==> flow/design.v <==
`timescale 1ns / 1ps
module Filter(
  	input clk,
	input rst,
	input en,
	input [3:0] addr,
	output reg [8:0] out
    );
reg signed [8:0] sobel_val;
always @(*) begin
	case(addr)
		4'd1, 4'd3, 4'd5, 4'd7: sobel_val = -9'sd1;
		4'd4: sobel_val = 9'sd4;
		default: sobel_val = 9'sd0;
	endcase
end
always@(posedge clk) begin
		if(rst) begin
			out <= 0;
		end
		if(en) begin
			out <= sobel_val;
		end
	end
endmodule
`timescale 1ns / 1ps
module convolution(
  	input clk,
	input signed [8:0] in1,  
	input signed [8:0] in2,
	input [8:0] height,
	input [8:0] width,
	input rst,
	input en,
	input clear,
	output reg [20:0] out,
	output reg done
    );
	reg signed [26:0] data;
	reg [9:0] counter;
	always@(posedge clk) begin
		if(rst || clear)
			counter <= 0;
		else if(en) begin
			if(counter < (height*width)) begin
				counter <= counter + 1;
			end
			else begin
				counter <= 1;
			end
		end
	end
	always@(posedge clk) begin
		if(rst || clear) begin
			data <= 0;
			done <= 0;
		end
		else if(en) begin
			if(counter < (height*width)) begin
				data <= data + in1*in2;
				done <= 0;
			end
			else begin
				if(data > 1048575)
					out <= 1048575;
				else if (data < -1048576) 
					out <= -1048576;
				else
					out <= data; 
				data <= in1*in2;
				done <= 1; 
			end
		end
	end
endmodule
`timescale 1ns / 1ps
module maxpool(
   	input signed [20:0] in,
	input clk,
	input rst,
	input en,
	input [3:0] factor,
	output reg done,
	output reg [20:0] out,
	output [20:0] max
    );
	reg signed [20:0] cur_max;
	reg signed [20:0] abs_max;
	reg [7:0] counter;
	wire [7:0] size;
	wire [4:0] addr;
	wire [20:0] tempout;
	assign addr = counter;
	assign size = factor*factor;
	assign tempout = cur_max;
	assign max = abs_max;
	always@(posedge clk) begin
		if(rst) begin
			cur_max <= 21'b100000000000000000000;
			abs_max <= 0;
			counter <= 0;
			done <= 0;
		end
		else begin
		done <= 0;
		if(en) begin
			if(counter < size) begin
				counter <= counter + 1;
				if(in > cur_max) begin
					cur_max <= in;
				end
			end
			else begin
				done <= 1;
				counter <= 1;
				out <= cur_max;
				cur_max <= in;
			end
			if(in > abs_max) begin
				abs_max <= in;
			end
		end
		end
	end
endmodule
`timescale 1ns / 1ps
module address_l1(
  	input clk,
	input rst,
	input en,
	input [8:0] ht_sm,
	input [8:0] ht_lg,
	input [8:0] wt_sm,
	input [8:0] wt_lg,
	input [9:0] count,
	output [17:0] address_lg,
	output reg conv_done
    );
	wire [8:0] addrx, addry;
	reg [8:0] ADDRX, ADDRY;
	reg [8:0] OFFSET_X, OFFSET_Y;
	assign addrx = ADDRX + OFFSET_X;
	assign addry = ADDRY + OFFSET_Y;
	assign address_lg = addrx + addry*wt_lg;
	always@(posedge clk) begin
		if(rst) begin
			ADDRX <= 0;
			ADDRY <= 0;
			OFFSET_X <= 0;
			OFFSET_Y <= 0;
			conv_done <= 0;
		end
		else if(en) begin
			if(ADDRX < (wt_sm-1)) begin
				ADDRX <= ADDRX + 1;
				conv_done <= 0;
			end
			else begin
				ADDRX <= 0;
				if(ADDRY < (ht_sm-1)) begin
					ADDRY <= ADDRY + 1;
				end
				else begin
					ADDRY <= 0;
				end
			end
			if (count==(ht_sm*wt_sm-1)) begin
				if(OFFSET_X < (wt_lg-wt_sm)) begin
					OFFSET_X <= OFFSET_X + 1;
				end
				else begin
					OFFSET_X <= 0;
					if(OFFSET_Y < (ht_lg-ht_sm)) begin
						OFFSET_Y <= OFFSET_Y + 1;
					end
					else begin
						ADDRX <= 0;
						ADDRY <= 0;
						OFFSET_X <= 0;
						OFFSET_Y <= 0;
						conv_done <= 1;
					end
				end
			end
		end
	end
endmodule
`timescale 1ns / 1ps
module address_l2(
	input clk,
	input rst,
	input en,
	input [8:0] ht_sm,
	input [8:0] ht_lg,
	input [8:0] wt_sm,
	input [8:0] wt_lg,
	input [9:0] count1,
	input [8:0] factor,
	output [17:0] address_lg,
	output reg conv_done
    );
	wire [8:0] addrx, addry;
	reg [8:0] ADDRX, ADDRY;
	reg [8:0] OFFSET_X1, OFFSET_Y1, OFFSET_X2, OFFSET_Y2;
	wire [9:0] limit1;
	wire [9:0] limit2;
	assign limit1 = ht_sm*wt_sm-1;
	assign limit2 = factor*factor-1;
	assign addrx = ADDRX + OFFSET_X1 + OFFSET_X2;
	assign addry = ADDRY + OFFSET_Y1 + OFFSET_Y2;
	assign address_lg = addrx + addry*wt_lg;
	reg [9:0] count2;
	always @(posedge clk) begin
		if (rst) begin
			count2 <= 0;
		end
		else if (en) begin
			if(count1 == limit1) begin
				if(count2 < limit2) begin
					count2 <= count2 + 1;
				end
				else 
					count2 <= 0;
			end
		end
	end
	always@(posedge clk) begin
		if(rst) begin
			ADDRX <= 0;
			ADDRY <= 0;
			OFFSET_X1 <= 0;
			OFFSET_Y1 <= 0;
			OFFSET_X2 <= 0;
			OFFSET_Y2 <= 0;
			conv_done <= 0; 
		end
		else if(en) begin
			if(ADDRX < (wt_sm-1)) begin
				ADDRX <= ADDRX + 1;
				conv_done <= 0;
			end
			else begin
				ADDRX <= 0;
				if(ADDRY < (ht_sm-1)) begin
					ADDRY <= ADDRY + 1;
				end
				else begin
					ADDRY <= 0;
				end
			end
			if (count1==limit1) begin
				if(OFFSET_X1 < factor-1) begin
					OFFSET_X1 <= OFFSET_X1 + 1;
				end
				else begin
					OFFSET_X1 <= 0;
					if(OFFSET_Y1 < factor-1) begin
						OFFSET_Y1 <= OFFSET_Y1 + 1;
					end
					else begin
						OFFSET_X1 <= 0;
						OFFSET_Y1 <= 0;
					end
				end
				if (count2==limit2) begin
					if(OFFSET_X2 < (wt_lg-wt_sm-factor*2+1)) begin
						OFFSET_X2 <= OFFSET_X2 + factor;
					end
					else begin
						OFFSET_X2 <= 0;
						if(OFFSET_Y2 < (ht_lg-ht_sm-factor*2+1)) begin
							OFFSET_Y2 <= OFFSET_Y2 + factor;
						end
						else begin
							ADDRX <= 0;
							ADDRY <= 0;
							OFFSET_X1 <= 0;
							OFFSET_Y1 <= 0;
							OFFSET_Y2 <= 0;
							conv_done <= 1;
						end
					end
				end
			end
		end
	end
endmodule
`timescale 1ns / 1ps
module Top_convolution(
 input clk,
	input rst,
	input start,
	input en,
	input [12:0] addr,
	output [20:0] out,
	output [20:0] max_pl,
	output reg done,
	output pat_en,
	output [9:0] pat_addr,
	input [7:0] pat_dout,
	output img_en,
	output [17:0] img_addr,
	input [7:0] img_dout,
	output pc_en,
	output pc_we,
	output [9:0] pc_addr,
	output [10:0] pc_din,
	input [10:0] pc_dout,
	output ic_en,
	output ic_we,
	output [17:0] ic_addr,
	output [10:0] ic_din,
	input [10:0] ic_dout,
	output pl_en,
	output pl_we,
	output [12:0] pl_addr,
	output [20:0] pl_din,
	input [20:0] pl_dout
    );
	assign out = out_pl;
	reg [8:0] HT_SM, WT_SM;
	wire [8:0] ht_sm, wt_sm; 
	reg [8:0] HT_LG, WT_LG;
	wire [8:0] ht_lg, wt_lg;
	assign ht_sm = HT_SM;
	assign wt_sm = WT_SM;
	assign ht_lg = HT_LG;
	assign wt_lg = WT_LG;
	parameter [8:0] height_fil = 10, width_fil = 8, side_lap = 3, height_filpro = 8, width_filpro = 6,
	height_image = 48, width_image = 40, height_impro = 46, width_impro = 38, factor = 5;
	parameter [3:0] idle = 0, setup = 1, conv_p1 = 2, conv_p2 = 3, delay_p1 = 4, delay_p2 = 5, maxpl = 6, read = 15;
	reg [3:0] current_state, next_state;
	wire done_conv, done_maxpl;
	reg en_conv;
	wire en_maxpl;
	reg en_cnt_l1, en_cnt_l2, en_cnt_sm;
	reg clear;
	wire conv_done_l1, conv_done_l2;
	reg [1:0] conv_sel;
	assign en_maxpl = (conv_sel==3)? done_conv:0;
	wire signed [8:0] in1, in2;
	wire [20:0] out_conv;
	assign in1 = (conv_sel==2'b00)? 0: 
					(conv_sel==2'b01)? out_f: 
					(conv_sel==2'b10)? out_i:out_ip[10:2];
	assign in2 = (conv_sel==2'b00)? 0: 
					(conv_sel==2'b11)? out_fp[10:2]: out_lap;
	wire signed [20:0] in_maxpl, out_maxpl;
	assign in_maxpl = out_conv;
	reg [9:0] ADDR_SM;
	wire [17:0] addr_lg_l1;
	wire [17:0] addr_lg_l2;
	reg [17:0] ADDR_OUT;
	wire en_f, en_i, en_fp, en_ip, en_lap, en_pl;
	reg wr_ip, wr_fp, wr_pl;
	wire [9:0] addr_f;
	wire [17:0] addr_i;
	wire [9:0] addr_fp;
	wire [17:0] addr_ip;
	wire [12:0] addr_pl;
	wire [3:0] addr_lap;
	wire [10:0] in_fp, in_ip;
	wire [10:0] out_fp, out_ip;
	wire signed [20:0] in_pl;
	assign in_fp = out_conv[10:0];
	assign in_ip = out_conv[10:0];
	assign in_pl = out_maxpl;
	wire signed [8:0] out_lap;
	wire signed [7:0] out_i, out_f;	
	wire signed [20:0] out_pl;
	assign en_lap = (conv_sel==3||conv_sel==0)? 0:1;
	assign en_f = (conv_sel==1)? 1:0;
	assign en_i = (conv_sel==2)? 1:0;
	assign en_fp = (conv_sel==0)? 0:
						(conv_sel==1)? done_conv:
						(conv_sel==3)? 1:0;
	assign en_ip = (conv_sel==0)? 0:
						(conv_sel==2)? done_conv:
						(conv_sel==3)? 1:0;
	assign en_pl = (done)? en:done_maxpl;
	assign addr_f = (conv_sel==1)? addr_lg_l1:0;
	assign addr_i = (conv_sel==2)? addr_lg_l1:0;
	assign addr_lap = (conv_sel==0||conv_sel==3)? 0:ADDR_SM;
	assign addr_ip = (conv_sel==0)? 0: 
						  (conv_sel==3)? addr_lg_l2:ADDR_OUT; 
	assign addr_fp = (conv_sel==0)? 0: 
						  (conv_sel==1)? ADDR_OUT[9:0]:ADDR_SM;
	assign addr_pl = (done)? addr:ADDR_OUT[12:0];
	Filter Sobel (
    .clk(clk), 
    .rst(rst), 
    .en(en_lap), 
    .addr(addr_lap),  
    .out(out_lap)
    );
	assign pat_en = en_f;
	assign pat_addr = addr_f;
	assign out_f = pat_dout;
	assign img_en = en_i;
	assign img_addr = addr_i;
	assign out_i = img_dout;
	assign pc_en = en_fp;
	assign pc_we = wr_fp;
	assign pc_addr = addr_fp;
	assign pc_din = in_fp;
	assign out_fp = pc_dout;
	assign ic_en = en_ip;
	assign ic_we = wr_ip;
	assign ic_addr = addr_ip;
	assign ic_din = in_ip;
	assign out_ip = ic_dout;
	assign pl_en = en_pl;
	assign pl_we = wr_pl;
	assign pl_addr = addr_pl;
	assign pl_din = in_pl;
	assign out_pl = pl_dout;
	wire out_trig;
	assign out_trig = (conv_sel==2'b11)? done_maxpl:done_conv;
	always@(posedge clk) begin
		if(rst || clear) begin
			ADDR_OUT <= 0;
		end
		else if(out_trig) begin
			ADDR_OUT <= ADDR_OUT + 1;
		end	
	end
	address_l1 addr_l1 (
    .clk(clk), 
    .rst(rst||clear), 
    .en(en_cnt_l1), 
    .ht_sm(ht_sm), 
    .ht_lg(ht_lg), 
    .wt_sm(wt_sm), 
    .wt_lg(wt_lg), 
    .count(ADDR_SM), 
    .address_lg(addr_lg_l1), 
    .conv_done(conv_done_l1)
    );
	address_l2 addr_l2 (
    .clk(clk), 
    .rst(rst||clear), 
    .en(en_cnt_l2), 
    .ht_sm(ht_sm), 
    .ht_lg(ht_lg), 
    .wt_sm(wt_sm), 
    .wt_lg(wt_lg), 
	 .count1(ADDR_SM),
    .factor(factor), 
    .address_lg(addr_lg_l2), 
    .conv_done(conv_done_l2)
    );
	always@(posedge clk) begin
		if(rst||clear) begin
			ADDR_SM <= 0;
		end
		else if(en_cnt_l1||en_cnt_l2) begin
			if(ADDR_SM < (ht_sm*wt_sm-1)) begin
				ADDR_SM <= ADDR_SM + 1;
			end
			else begin
				ADDR_SM <= 0;
			end	
		end
	end
	convolution convolution (
	 .clk(clk),
    .in1(in1), 
    .in2(in2), 
    .height(ht_sm), 
    .width(wt_sm), 
    .rst(rst), 
    .en(en_conv), 
	 .clear(clear),
    .out(out_conv), 
    .done(done_conv)
    );
	maxpool maxpool (
    .in(in_maxpl), 
    .clk(clk), 
    .rst(rst), 
    .en(en_maxpl), 
    .factor(factor), 
    .done(done_maxpl), 
    .out(out_maxpl),
	 .max(max_pl)
    );
	always @(posedge clk) begin 
		if (rst) begin
			HT_SM <= 0;
			WT_SM <= 0;
			HT_LG <= 0;
			WT_SM <= 0;
			en_conv <= 0;
			en_cnt_l1 <= 0;
			en_cnt_l2 <= 0;
			wr_ip <= 0;
			wr_fp <= 0;
			wr_pl <= 0;
			clear <= 0;
			conv_sel <= 2'b00;
			done <= 0;
			current_state <= idle;
		end
		else
		case(current_state)
			idle: begin
				if(start)
					current_state <= setup;
				else
					current_state <= idle;
			end
			setup: begin
				case(conv_sel) 
					0: begin
						HT_SM <= side_lap;
						WT_SM <= side_lap;
						HT_LG <= height_fil;
						WT_LG <= width_fil;
						en_cnt_l1 <= 1;
						wr_fp <= 1;
						conv_sel <= 2'b01;
					end
					1: begin
						HT_SM <= side_lap;
						WT_SM <= side_lap;
						HT_LG <= height_image;
						WT_LG <= width_image;
						en_cnt_l1 <= 1;
						wr_ip <= 1;
						conv_sel <= 2'b10;
					end
					2: begin
						HT_SM <= height_filpro;
						WT_SM <= width_filpro;
						HT_LG <= height_impro;
						WT_LG <= width_impro;
						en_cnt_l2 <= 1;
						wr_pl <= 1;
						conv_sel <= 2'b11;
					end
				endcase
				current_state <= conv_p1;
			end
			conv_p1: begin
				en_conv <= 1;
				if(conv_done_l1) begin
					en_cnt_l1 <= 0;
					current_state <= conv_p2;
				end
				else if(conv_sel != 3)
					current_state <= conv_p1;
				else
					current_state <= maxpl;
			end
			conv_p2: begin
				en_conv <= 0;
				current_state <= delay_p1;
			end
			maxpl: begin
				if(conv_done_l2) begin
					en_cnt_l2 <= 0;
					current_state <= delay_p1;
				end
				else
					current_state <= maxpl;
			end
			delay_p1: begin
				if(conv_sel==3) begin
					if(done_maxpl) begin
						clear <= 1;
						wr_pl <= 0;
						current_state <= delay_p2;
					end
					else 
						current_state <= delay_p1;
				end
				else begin
					clear <= 1;
					wr_fp <= 0;
					wr_ip <= 0;
					current_state <= delay_p2;
				end
			end
			delay_p2: begin
				clear <= 0;
				if (conv_sel != 3) 
					current_state <= setup;
				else begin
					current_state <= read;
					conv_sel <= 2'b00;
				end
			end
			read: begin
				conv_sel <= 2'b00;
				done <= 1;
			end
		endcase
	end
endmodule
# Reports on Top_convolution
# Tool output for the design above before and after an edit, in the order of the flow.
# Lines under "before" count in the file above, lines under "after" in the edited file.
# "diff" is "after" less "before", of the values as shown; "change_rel_pct" is that difference over "before", in percent.
# Cell names lack the library's common part.
# Not given: -
[design] design="Top_convolution" clk_port="clk" cell_library="sky130hd" corner="tt_025C_1v80"

# Edit of the RTL
# Unified diff, file above to edited file.
# A script made this edit. It changes what the design does and was not meant as an optimisation.
# begin of diff
@@ -521,13 +521,4 @@
 						conv_sel <= 2'b01;
 					end
-					1: begin
-						HT_SM <= side_lap;
-						WT_SM <= side_lap;
-						HT_LG <= height_image;
-						WT_LG <= width_image;
-						en_cnt_l1 <= 1;
-						wr_ip <= 1;
-						conv_sel <= 2'b10;
-					end
 					2: begin
 						HT_SM <= height_filpro;
# end of diff

# Word-level counts
# Counts by Yosys on the flattened word-level netlist (proc, flatten, opt, wreduce; memories kept). Register bits leave out memories and registers merged into their read ports (data or address). Print and check cells are left out.
[bits] element="wordCells" before=285 after=275 diff=-10 change_rel_pct=-3.51
[bits] element="regBits" before=320 after=319 diff=-1 change_rel_pct=-0.31
[bits] element="output_inout_bits" before=163 after=163 diff=0 change_rel_pct=0.00
[op_classes] element="n_mul" before=5 after=5 diff=0 change_rel_pct=0.00
[op_classes] element="n_logic" before=7 after=7 diff=0 change_rel_pct=0.00
[op_classes] element="reduce_and_logical" before=37 after=33 diff=-4 change_rel_pct=-10.81
[op_classes] element="cmp" before=18 after=18 diff=0 change_rel_pct=0.00
[op_classes] element="n_mux" before=112 after=109 diff=-3 change_rel_pct=-2.68
[op_classes] element="eq_ne" before=32 after=30 diff=-2 change_rel_pct=-6.25
[op_classes] element="add_sub_neg" before=35 after=35 diff=0 change_rel_pct=0.00
[ops] operator="1-bit 2-to-1 mux" before=36 after=34 diff=-2 change_rel_pct=-5.56
[ops] operator="2-bit inequality test (second input constant)" before=9 after=7 diff=-2 change_rel_pct=-22.22
[ops] operator="9-bit case mux with 2-bit select" before=3 after=5 diff=2 change_rel_pct=66.67
[ops] operator="9-bit case mux with 3-bit select" before=2 after=0 diff=-2 change_rel_pct=-100.00
[ops] operator="3-bit AND reduction" before=10 after=9 diff=-1 change_rel_pct=-10.00
[ops] operator="1-bit case mux with 2-bit select" before=7 after=6 diff=-1 change_rel_pct=-14.29
[ops] operator="2-bit AND reduction" before=7 after=6 diff=-1 change_rel_pct=-14.29
[ops] operator="2-bit case mux with 3-bit select" before=2 after=1 diff=-1 change_rel_pct=-50.00
[ops] operator="3-bit nonzero test" before=2 after=1 diff=-1 change_rel_pct=-50.00
[ops] operator="2-bit OR reduction" before=2 after=1 diff=-1 change_rel_pct=-50.00
[ops] operator="4-bit inequality test (second input constant)" before=1 after=0 diff=-1 change_rel_pct=-100.00
[ops] operator="3-bit inequality test (second input constant)" before=0 after=1 diff=1
[ops] operator="2-bit case mux with 2-bit select" before=0 after=1 diff=1
[ops] operator="9-bit 2-to-1 mux" before=40 after=40 diff=0 change_rel_pct=0.00
[ops] operator="9-bit by 1-bit adder with 9-bit output (second input constant)" before=8 after=8 diff=0 change_rel_pct=0.00
[ops] operator="1-bit NOT" before=7 after=7 diff=0 change_rel_pct=0.00
[ops] operator="2-bit nonzero test" before=7 after=7 diff=0 change_rel_pct=0.00
[ops] operator="9-bit adder" before=6 after=6 diff=0 change_rel_pct=0.00
[ops] operator="4-bit by 3-bit == test with 1-bit output (second input constant)" before=6 after=6 diff=0 change_rel_pct=0.00
[ops] operator="9-bit by 32-bit less-than comparator with 1-bit output" before=6 after=6 diff=0 change_rel_pct=0.00
[ops] operator="10-bit 2-to-1 mux" before=6 after=6 diff=0 change_rel_pct=0.00
[ops] operator="9-bit by 9-bit multiplier with 18-bit output" before=4 after=4 diff=0 change_rel_pct=0.00
[ops] operator="10-bit by 1-bit adder with 10-bit output (second input constant)" before=3 after=3 diff=0 change_rel_pct=0.00
[ops] operator="4-bit by 2-bit == test with 1-bit output (second input constant)" before=3 after=3 diff=0 change_rel_pct=0.00
[ops] operator="1-bit logical OR" before=3 after=3 diff=0 change_rel_pct=0.00
[ops] operator="18-bit 2-to-1 mux" before=3 after=3 diff=0 change_rel_pct=0.00
[ops] operator="21-bit 2-to-1 mux" before=3 after=3 diff=0 change_rel_pct=0.00
[ops] operator="2-bit by 1-bit inequality test with 1-bit output (second input constant)" before=3 after=3 diff=0 change_rel_pct=0.00
# Not every row of either side is listed.

# Depth
# Yosys ltp: most cells in a row. Word level: on the elaborated netlist, between registers, memories and ports. Mapped: between sequential cells and ports; inverters and the memories' decode and read muxes count.
[depth] element="ltp_word" before=8 after=8 diff=0 change_rel_pct=0.00
[depth] element="ABC_AREA" before="0" after="0"
[depth] element="mapped_depth" before=33 after=34 diff=1 change_rel_pct=3.03

# Synthesis result
# Yosys stat after the flow's synthesis: flattened, memories mapped to cells. It holds for the ABC_AREA given above (unset counts as 0); a run with the other value may have another netlist.
[by_type] cell="ha_1" before=376 after=164 diff=-212 change_rel_pct=-56.38
[by_type] cell="inv_1" before=295 after=143 diff=-152 change_rel_pct=-51.53
[by_type] cell="nand2_1" before=206 after=125 diff=-81 change_rel_pct=-39.32
[by_type] cell="a21oi_1" before=187 after=106 diff=-81 change_rel_pct=-43.32
[by_type] cell="dfxtp_1" before=246 after=170 diff=-76 change_rel_pct=-30.89
[by_type] cell="xnor2_1" before=108 after=47 diff=-61 change_rel_pct=-56.48
[by_type] cell="fa_1" before=131 after=74 diff=-57 change_rel_pct=-43.51
[by_type] cell="and2_1" before=87 after=34 diff=-53 change_rel_pct=-60.92
[by_type] cell="nor2_1" before=258 after=206 diff=-52 change_rel_pct=-20.16
[by_type] cell="clkbuf_1" before=81 after=50 diff=-31 change_rel_pct=-38.27
[by_type] cell="nand2b_1" before=93 after=64 diff=-29 change_rel_pct=-31.18
[by_type] cell="nand3_1" before=59 after=34 diff=-25 change_rel_pct=-42.37
[by_type] cell="nand4_1" before=45 after=21 diff=-24 change_rel_pct=-53.33
[by_type] cell="o21ai_0" before=89 after=68 diff=-21 change_rel_pct=-23.60
[by_type] cell="o21bai_1" before=31 after=11 diff=-20 change_rel_pct=-64.52
[by_type] cell="buf_4" before=45 after=64 diff=19 change_rel_pct=42.22
[by_type] cell="o21a_1" before=34 after=17 diff=-17 change_rel_pct=-50.00
[by_type] cell="mux2i_1" before=83 after=67 diff=-16 change_rel_pct=-19.28
# Not every row of either side is listed.
[synth_totals] element="seq_area_um2" before=6336.1 after=4724.5 diff=-1611.6 change_rel_pct=-25.44
[synth_totals] element="buf_cells" before=152 after=126 diff=-26 change_rel_pct=-17.11
[synth_totals] element="area_um2" before=26765.7 after=16276.9 diff=-10488.8 change_rel_pct=-39.19
[synth_totals] element="ffs" before=293 after=214 diff=-79 change_rel_pct=-26.96
[synth_totals] element="mapped_cells" before=3064 after=1843 diff=-1221 change_rel_pct=-39.85
# By module: a second synthesis without flattening, with its own total; a netlist apart from the flattened one above.
[unflattened] element="cells_unflattened" before=4930 after=4867 diff=-63 change_rel_pct=-1.28
[unflattened] element="area_unflattened_um2" before=41322.1 after=40930.5 diff=-391.6 change_rel_pct=-0.95
# Rows give one instance, submodules left out.
[modules_before] mod="address_l2" instances=1 cells=1598 mod_seq_area_um2=1301.2 mod_area_um2=13494.2
[modules_before] mod="address_l1" instances=1 cells=1271 mod_seq_area_um2=740.7 mod_area_um2=10452.5
[modules_before] mod="convolution" instances=1 cells=936 mod_seq_area_um2=1391.3 mod_area_um2=8299.2
[modules_before] mod="maxpool" instances=1 cells=562 mod_seq_area_um2=1651.6 mod_area_um2=4715.8
[modules_before] mod="Top_convolution" instances=1 cells=548 mod_seq_area_um2=1191.1 mod_area_um2=4197.8
[modules_before] mod="Filter" instances=1 cells=15 mod_seq_area_um2=60.1 mod_area_um2=162.7
[modules_after] mod="address_l2" instances=1 cells=1626 mod_seq_area_um2=1301.2 mod_area_um2=13779.5
[modules_after] mod="address_l1" instances=1 cells=1285 mod_seq_area_um2=740.7 mod_area_um2=10522.6
[modules_after] mod="convolution" instances=1 cells=936 mod_seq_area_um2=1391.3 mod_area_um2=8299.2
[modules_after] mod="maxpool" instances=1 cells=562 mod_seq_area_um2=1651.6 mod_area_um2=4715.8
[modules_after] mod="Top_convolution" instances=1 cells=443 mod_seq_area_um2=900.9 mod_area_um2=3450.8
[modules_after] mod="Filter" instances=1 cells=15 mod_seq_area_um2=60.1 mod_area_um2=162.7

# Worst setup path after synthesis
# Source: OpenSTA report_checks on the synthesized netlist (no wires, ideal clock, input and output delay 20% of the period each), path of least setup slack; recovery checks are left aside. Register names are those of the netlist, which keeps one name where synthesis merged equal registers.
[synth_timing] element="path_type" before="input port to flip-flop" after="input port to flip-flop"
[synth_timing] element="start" before="in pc_dout[10]" after="in pc_dout[10]"
[synth_timing] element="end" before="reg convolution.data[26]" after="reg convolution.data[26]"
[synth_timing] element="period_ns" before=11.0 after=11.0 diff=0.0 change_rel_pct=0.00
[synth_timing] element="in_delay_ns" before=2.200 after=2.200 diff=0.000 change_rel_pct=0.00
[synth_timing] element="path_delay_ns" before=7.411 after=6.939 diff=-0.472 change_rel_pct=-6.37
[synth_timing] element="arrival_ns" before=9.540 after=9.007 diff=-0.533 change_rel_pct=-5.59
[synth_timing] element="path_slack_ns" before=1.389 after=1.861 diff=0.472
[synth_timing] element="required_time_ns" before=10.929 after=10.868 diff=-0.061 change_rel_pct=-0.56
[synth_timing] element="t_first_pin_ns" before=2.200 after=2.200 diff=0.000 change_rel_pct=0.00
[synth_timing] element="driving_pins" before=28 after=30 diff=2 change_rel_pct=7.14
[synth_timing] element="setup_time_ns" before=0.071 after=0.132 diff=0.061
[synth_timing] element="synth_period_reached_ns" before=9.611 after=9.139 diff=-0.472 change_rel_pct=-4.91
# "path_delay_ns" is the arrival time less input delay plus setup time.
# "driving_pins": output pins that drive a net of the path, with the launching flip-flop's if there is one; two outputs of one cell count as two.
# "synth_period_reached_ns" = period - worst setup slack (recovery checks aside). The figure is calculated, with input and output delays left at 20% of the set period.
# Between the ends stands the longest chain of elaborated cells between them, by number of cells; it is not shown to be the way that was timed. Of several equally long chains one is given.
# Each line given opens the expression or statement behind the cell; cells for indexed reads and writes are added by Yosys, which also makes memories of some case tables.
# At most two assigning lines are given for a register; there are more.
[synth_via_before] cell_sequence="a21oi_1 -> or2_2 -> clkbuf_1 -> nand2b_1 -> fa_1 -> fa_1 -> inv_1 -> fa_1 -> fa_1 -> inv_1 -> fa_1 -> inv_1 -> ha_1 -> a21oi_1 -> o211ai_1 -> a311oi_2 -> nor2_1 -> xnor2_1 -> ha_1 -> a21oi_1 -> nand3_1 -> a2bb2oi_1 -> o211ai_1 -> a211o_1 -> o31a_1 -> or4b_1 -> o41a_1 -> nand3_1" elab_chain_cells=5 cone_cells=5 classes_between="add/sub (1); mul (1); mux (3)"
[synth_lines_before] element="start: declaration" line_no=308 rtl="input [10:0] pc_dout,"
[synth_lines_before] element="9-bit 2-to-1 mux" line_no=347 rtl="(conv_sel==2'b11)? out_fp[10:2]: out_lap;"
[synth_lines_before] element="9-bit 2-to-1 mux" line_no=346 rtl="assign in2 = (conv_sel==2'b00)? 0:"
[synth_lines_before] element="9-bit by 9-bit multiplier with 18-bit output" line_no=60 rtl="data <= data + in1*in2;"
[synth_lines_before] element="27-bit adder" line_no=60
[synth_lines_before] element="27-bit 2-to-1 mux" line_no=59 rtl="if(counter < (height*width)) begin"
[synth_lines_before] element="end: assignment" line_no=60
[synth_lines_before] element="end: assignment" line_no=70 rtl="data <= in1*in2;"
[synth_lines_before] element="end: declaration" line_no=39 rtl="reg signed [26:0] data;"
[synth_via_after] cell_sequence="nand2_1 -> a21o_1 -> clkbuf_1 -> nand2b_1 -> fa_1 -> fa_1 -> inv_1 -> fa_1 -> fa_1 -> inv_1 -> fa_1 -> inv_1 -> ha_1 -> o21a_1 -> o31a_1 -> o311a_1 -> o31a_1 -> o22a_4 -> xnor2_4 -> inv_2 -> ha_1 -> o21a_1 -> o21a_1 -> o21a_1 -> and3_1 -> a21oi_1 -> a211o_1 -> and4_2 -> nor4_1 -> a21oi_1" elab_chain_cells=5 cone_cells=5 classes_between="add/sub (1); mul (1); mux (3)"
[synth_lines_after] element="start: declaration" line_no=308 rtl="input [10:0] pc_dout,"
[synth_lines_after] element="9-bit 2-to-1 mux" line_no=347 rtl="(conv_sel==2'b11)? out_fp[10:2]: out_lap;"
[synth_lines_after] element="9-bit 2-to-1 mux" line_no=346 rtl="assign in2 = (conv_sel==2'b00)? 0:"
[synth_lines_after] element="9-bit by 9-bit multiplier with 18-bit output" line_no=60 rtl="data <= data + in1*in2;"
[synth_lines_after] element="27-bit adder" line_no=60
[synth_lines_after] element="27-bit 2-to-1 mux" line_no=59 rtl="if(counter < (height*width)) begin"
[synth_lines_after] element="end: assignment" line_no=60
[synth_lines_after] element="end: assignment" line_no=70 rtl="data <= in1*in2;"
[synth_lines_after] element="end: declaration" line_no=39 rtl="reg signed [26:0] data;"

# Path in the finished layout
# From the final timing report of the runs of pair 1: the path of least setup slack in the routed layout; clock arrival at registers is part of the times.
[layout_timing] element="path_type" before="flip-flop to output port" after="input port to flip-flop"
[layout_timing] element="start" before="reg addr_l2.ADDRY[2]" after="in pat_dout[0]"
[layout_timing] element="end" before="out ic_addr[11]" after="reg convolution.data[23]"
[layout_timing] element="driving_pins" before=25 after=30 diff=5 change_rel_pct=20.00
[layout_timing] element="path_slack_ns" before=1.10 after=1.29 diff=0.19
[layout_timing] element="setup_time_ns" after=0.14
[layout_timing] element="period_ns" before=11.0 after=11.0 diff=0.0 change_rel_pct=0.00
[layout_timing] element="t_first_pin_ns" before=0.54 after=2.20 diff=1.66 change_rel_pct=307.41
[layout_timing] element="arrival_ns" before=7.70 after=10.10 diff=2.40 change_rel_pct=31.17
[layout_timing] element="required_time_ns" before=8.80 after=11.39 diff=2.59 change_rel_pct=29.43
[layout_timing] element="out_delay_ns" before=2.20
[layout_timing] element="in_delay_ns" after=2.20
# Between the ends stands the longest chain of elaborated cells between them, by number of cells; it is not shown to be the way that was timed. Of several equally long chains one is given.
# At most two assigning lines are given for a register; there are more.
[layout_via_before] cell_sequence="dfxtp_1 -> fa_1 -> ha_1 -> a21o_1 -> a21oi_1 -> o21bai_1 -> a21oi_1 -> nor2b_1 -> o21ai_0 -> nand2b_1 -> xnor2_1 -> and2_1 -> ha_1 -> fa_1 -> ha_1 -> inv_1 -> fa_1 -> inv_1 -> ha_1 -> ha_1 -> a21o_1 -> a31o_2 -> a21o_1 -> o311ai_0 -> clkdlybuf4s50_1" elab_chain_cells=6 cone_cells=6 lines_between=4 classes_between="add/sub (3); mul (1); mux (2)"
[layout_lines_before] element="start: declaration" line_no=203 rtl="reg [8:0] ADDRX, ADDRY;"
[layout_lines_before] element="start: assignment" line_no=230 rtl="ADDRY <= 0;"
[layout_lines_before] element="start: assignment" line_no=245 rtl="ADDRY <= ADDRY + 1;"
[layout_lines_before] element="9-bit adder x2" line_no=210 rtl="assign addry = ADDRY + OFFSET_Y1 + OFFSET_Y2;"
[layout_lines_before] element="9-bit by 9-bit multiplier with 18-bit output" line_no=211 rtl="assign address_lg = addrx + addry*wt_lg;"
[layout_lines_before] element="9-bit by 18-bit adder with 18-bit output" line_no=211
[layout_lines_before] element="18-bit 2-to-1 mux" line_no=385 rtl="(conv_sel==3)? addr_lg_l2:ADDR_OUT;"
[layout_lines_before] element="18-bit 2-to-1 mux" line_no=384 rtl="assign addr_ip = (conv_sel==0)? 0:"
[layout_lines_before] element="end: declaration" line_no=311 rtl="output [17:0] ic_addr,"
[layout_via_after] cell_sequence="clkdlybuf4s50_1 -> mux2i_1 -> or2_2 -> nand2b_1 -> fa_1 -> fa_1 -> inv_1 -> fa_1 -> fa_1 -> inv_1 -> fa_1 -> inv_1 -> ha_1 -> o21a_1 -> o31a_1 -> o311a_1 -> o31a_1 -> o21a_1 -> nor2_1 -> xnor2_1 -> ha_1 -> and3_1 -> and2_1 -> a221oi_1 -> o21ai_0 -> a31oi_1 -> o21ai_0 -> xor2_1 -> a21oi_1 -> a211oi_1" elab_chain_cells=5 cone_cells=5 classes_between="add/sub (1); mul (1); mux (3)"
[layout_lines_after] element="start: declaration" line_no=300 rtl="input [7:0] pat_dout,"
[layout_lines_after] element="9-bit 2-to-1 mux" line_no=344 rtl="(conv_sel==2'b01)? out_f:"
[layout_lines_after] element="9-bit 2-to-1 mux" line_no=343 rtl="assign in1 = (conv_sel==2'b00)? 0:"
[layout_lines_after] element="9-bit by 9-bit multiplier with 18-bit output" line_no=60 rtl="data <= data + in1*in2;"
[layout_lines_after] element="27-bit adder" line_no=60
[layout_lines_after] element="27-bit 2-to-1 mux" line_no=59 rtl="if(counter < (height*width)) begin"
[layout_lines_after] element="end: assignment" line_no=60
[layout_lines_after] element="end: assignment" line_no=70 rtl="data <= in1*in2;"
[layout_lines_after] element="end: declaration" line_no=39 rtl="reg signed [26:0] data;"

# Layout results
# Runs of the flow (Yosys, OpenROAD) on both versions; the two runs of a pair have the same settings. The constraints put input and output delay at 20% of the set period each and load the outputs with 0.01 pF.
[flow_settings_pair_1] CORE_UTILIZATION=40 period_ns=11.0 CAP_MARGIN=20 CORE_MARGIN=2 SLEW_MARGIN=20
[measured_pair_1] element="tns_setup_ns" before=0.000 after=0.000 diff=0.000
[measured_pair_1] element="fin_ws_ns" before=1.105 after=1.291 diff=0.186
[measured_pair_1] element="hold_worst_slack_ns" before=0.449 after=0.429 diff=-0.020
[measured_pair_1] element="final_power_mw" before=2.780 after=1.957 diff=-0.823 change_rel_pct=-29.60
[measured_pair_1] element="timing.achieved_period_ns" before=9.895 after=9.709 diff=-0.186 change_rel_pct=-1.88
[measured_pair_1] element="post_route_util_pct" before=45.9 after=47.5 diff=1.6
[measured_pair_1] element="final_stdcell_area_um2" before=30312.8 after=18973.2 diff=-11339.6 change_rel_pct=-37.41
[measured_pair_1] element="yosys_chip_area_um2" before=26765.7 after=16276.9 diff=-10488.8 change_rel_pct=-39.19
[measured_pair_1] element="die_area_um2" before=68998.2 after=42320.7 diff=-26677.5 change_rel_pct=-38.66
[flow_settings_pair_2] CAP_MARGIN=20 CELL_PAD_IN_SITES_DETAIL_PLACEMENT=0 CELL_PAD_IN_SITES_GLOBAL_PLACEMENT=1 CORE_ASPECT_RATIO=0.64 CORE_UTILIZATION=24 CTS_CLUSTER_DIAMETER=174 CTS_CLUSTER_SIZE=87 GPL_TIMING_DRIVEN=0 MIN_ROUTING_LAYER="met1" PLACE_DENSITY_LB_ADDON=0.26 period_ns=18.0 CORE_MARGIN=2 SLEW_MARGIN=20
[measured_pair_2] element="tns_setup_ns" before=0.000 after=0.000 diff=0.000
[measured_pair_2] element="fin_ws_ns" before=5.770 after=6.367 diff=0.597
[measured_pair_2] element="hold_worst_slack_ns" before=0.466 after=0.441 diff=-0.025
[measured_pair_2] element="final_power_mw" before=1.394 after=0.9245 diff=-0.4695 change_rel_pct=-33.68
[measured_pair_2] element="timing.achieved_period_ns" before=12.230 after=11.633 diff=-0.597 change_rel_pct=-4.88
[measured_pair_2] element="post_route_util_pct" before=28.3 after=29.1 diff=0.8
[measured_pair_2] element="final_stdcell_area_um2" before=31141.1 after=19533.7 diff=-11607.4 change_rel_pct=-37.27
[measured_pair_2] element="yosys_chip_area_um2" before=26765.7 after=16276.9 diff=-10488.8 change_rel_pct=-39.19
[measured_pair_2] element="die_area_um2" before=114278.0 after=69972.4 diff=-44305.6 change_rel_pct=-38.77
# By "timing.achieved_period_ns" is meant the clock period of the run minus its worst setup slack. This is arithmetic on one report: input and output delays are still those of the set period (20% each).
# By "final_power_mw" is meant OpenSTA's value without simulated activity: inputs other than the clock are taken to toggle once in ten clock periods, and the tool carries that through the logic.
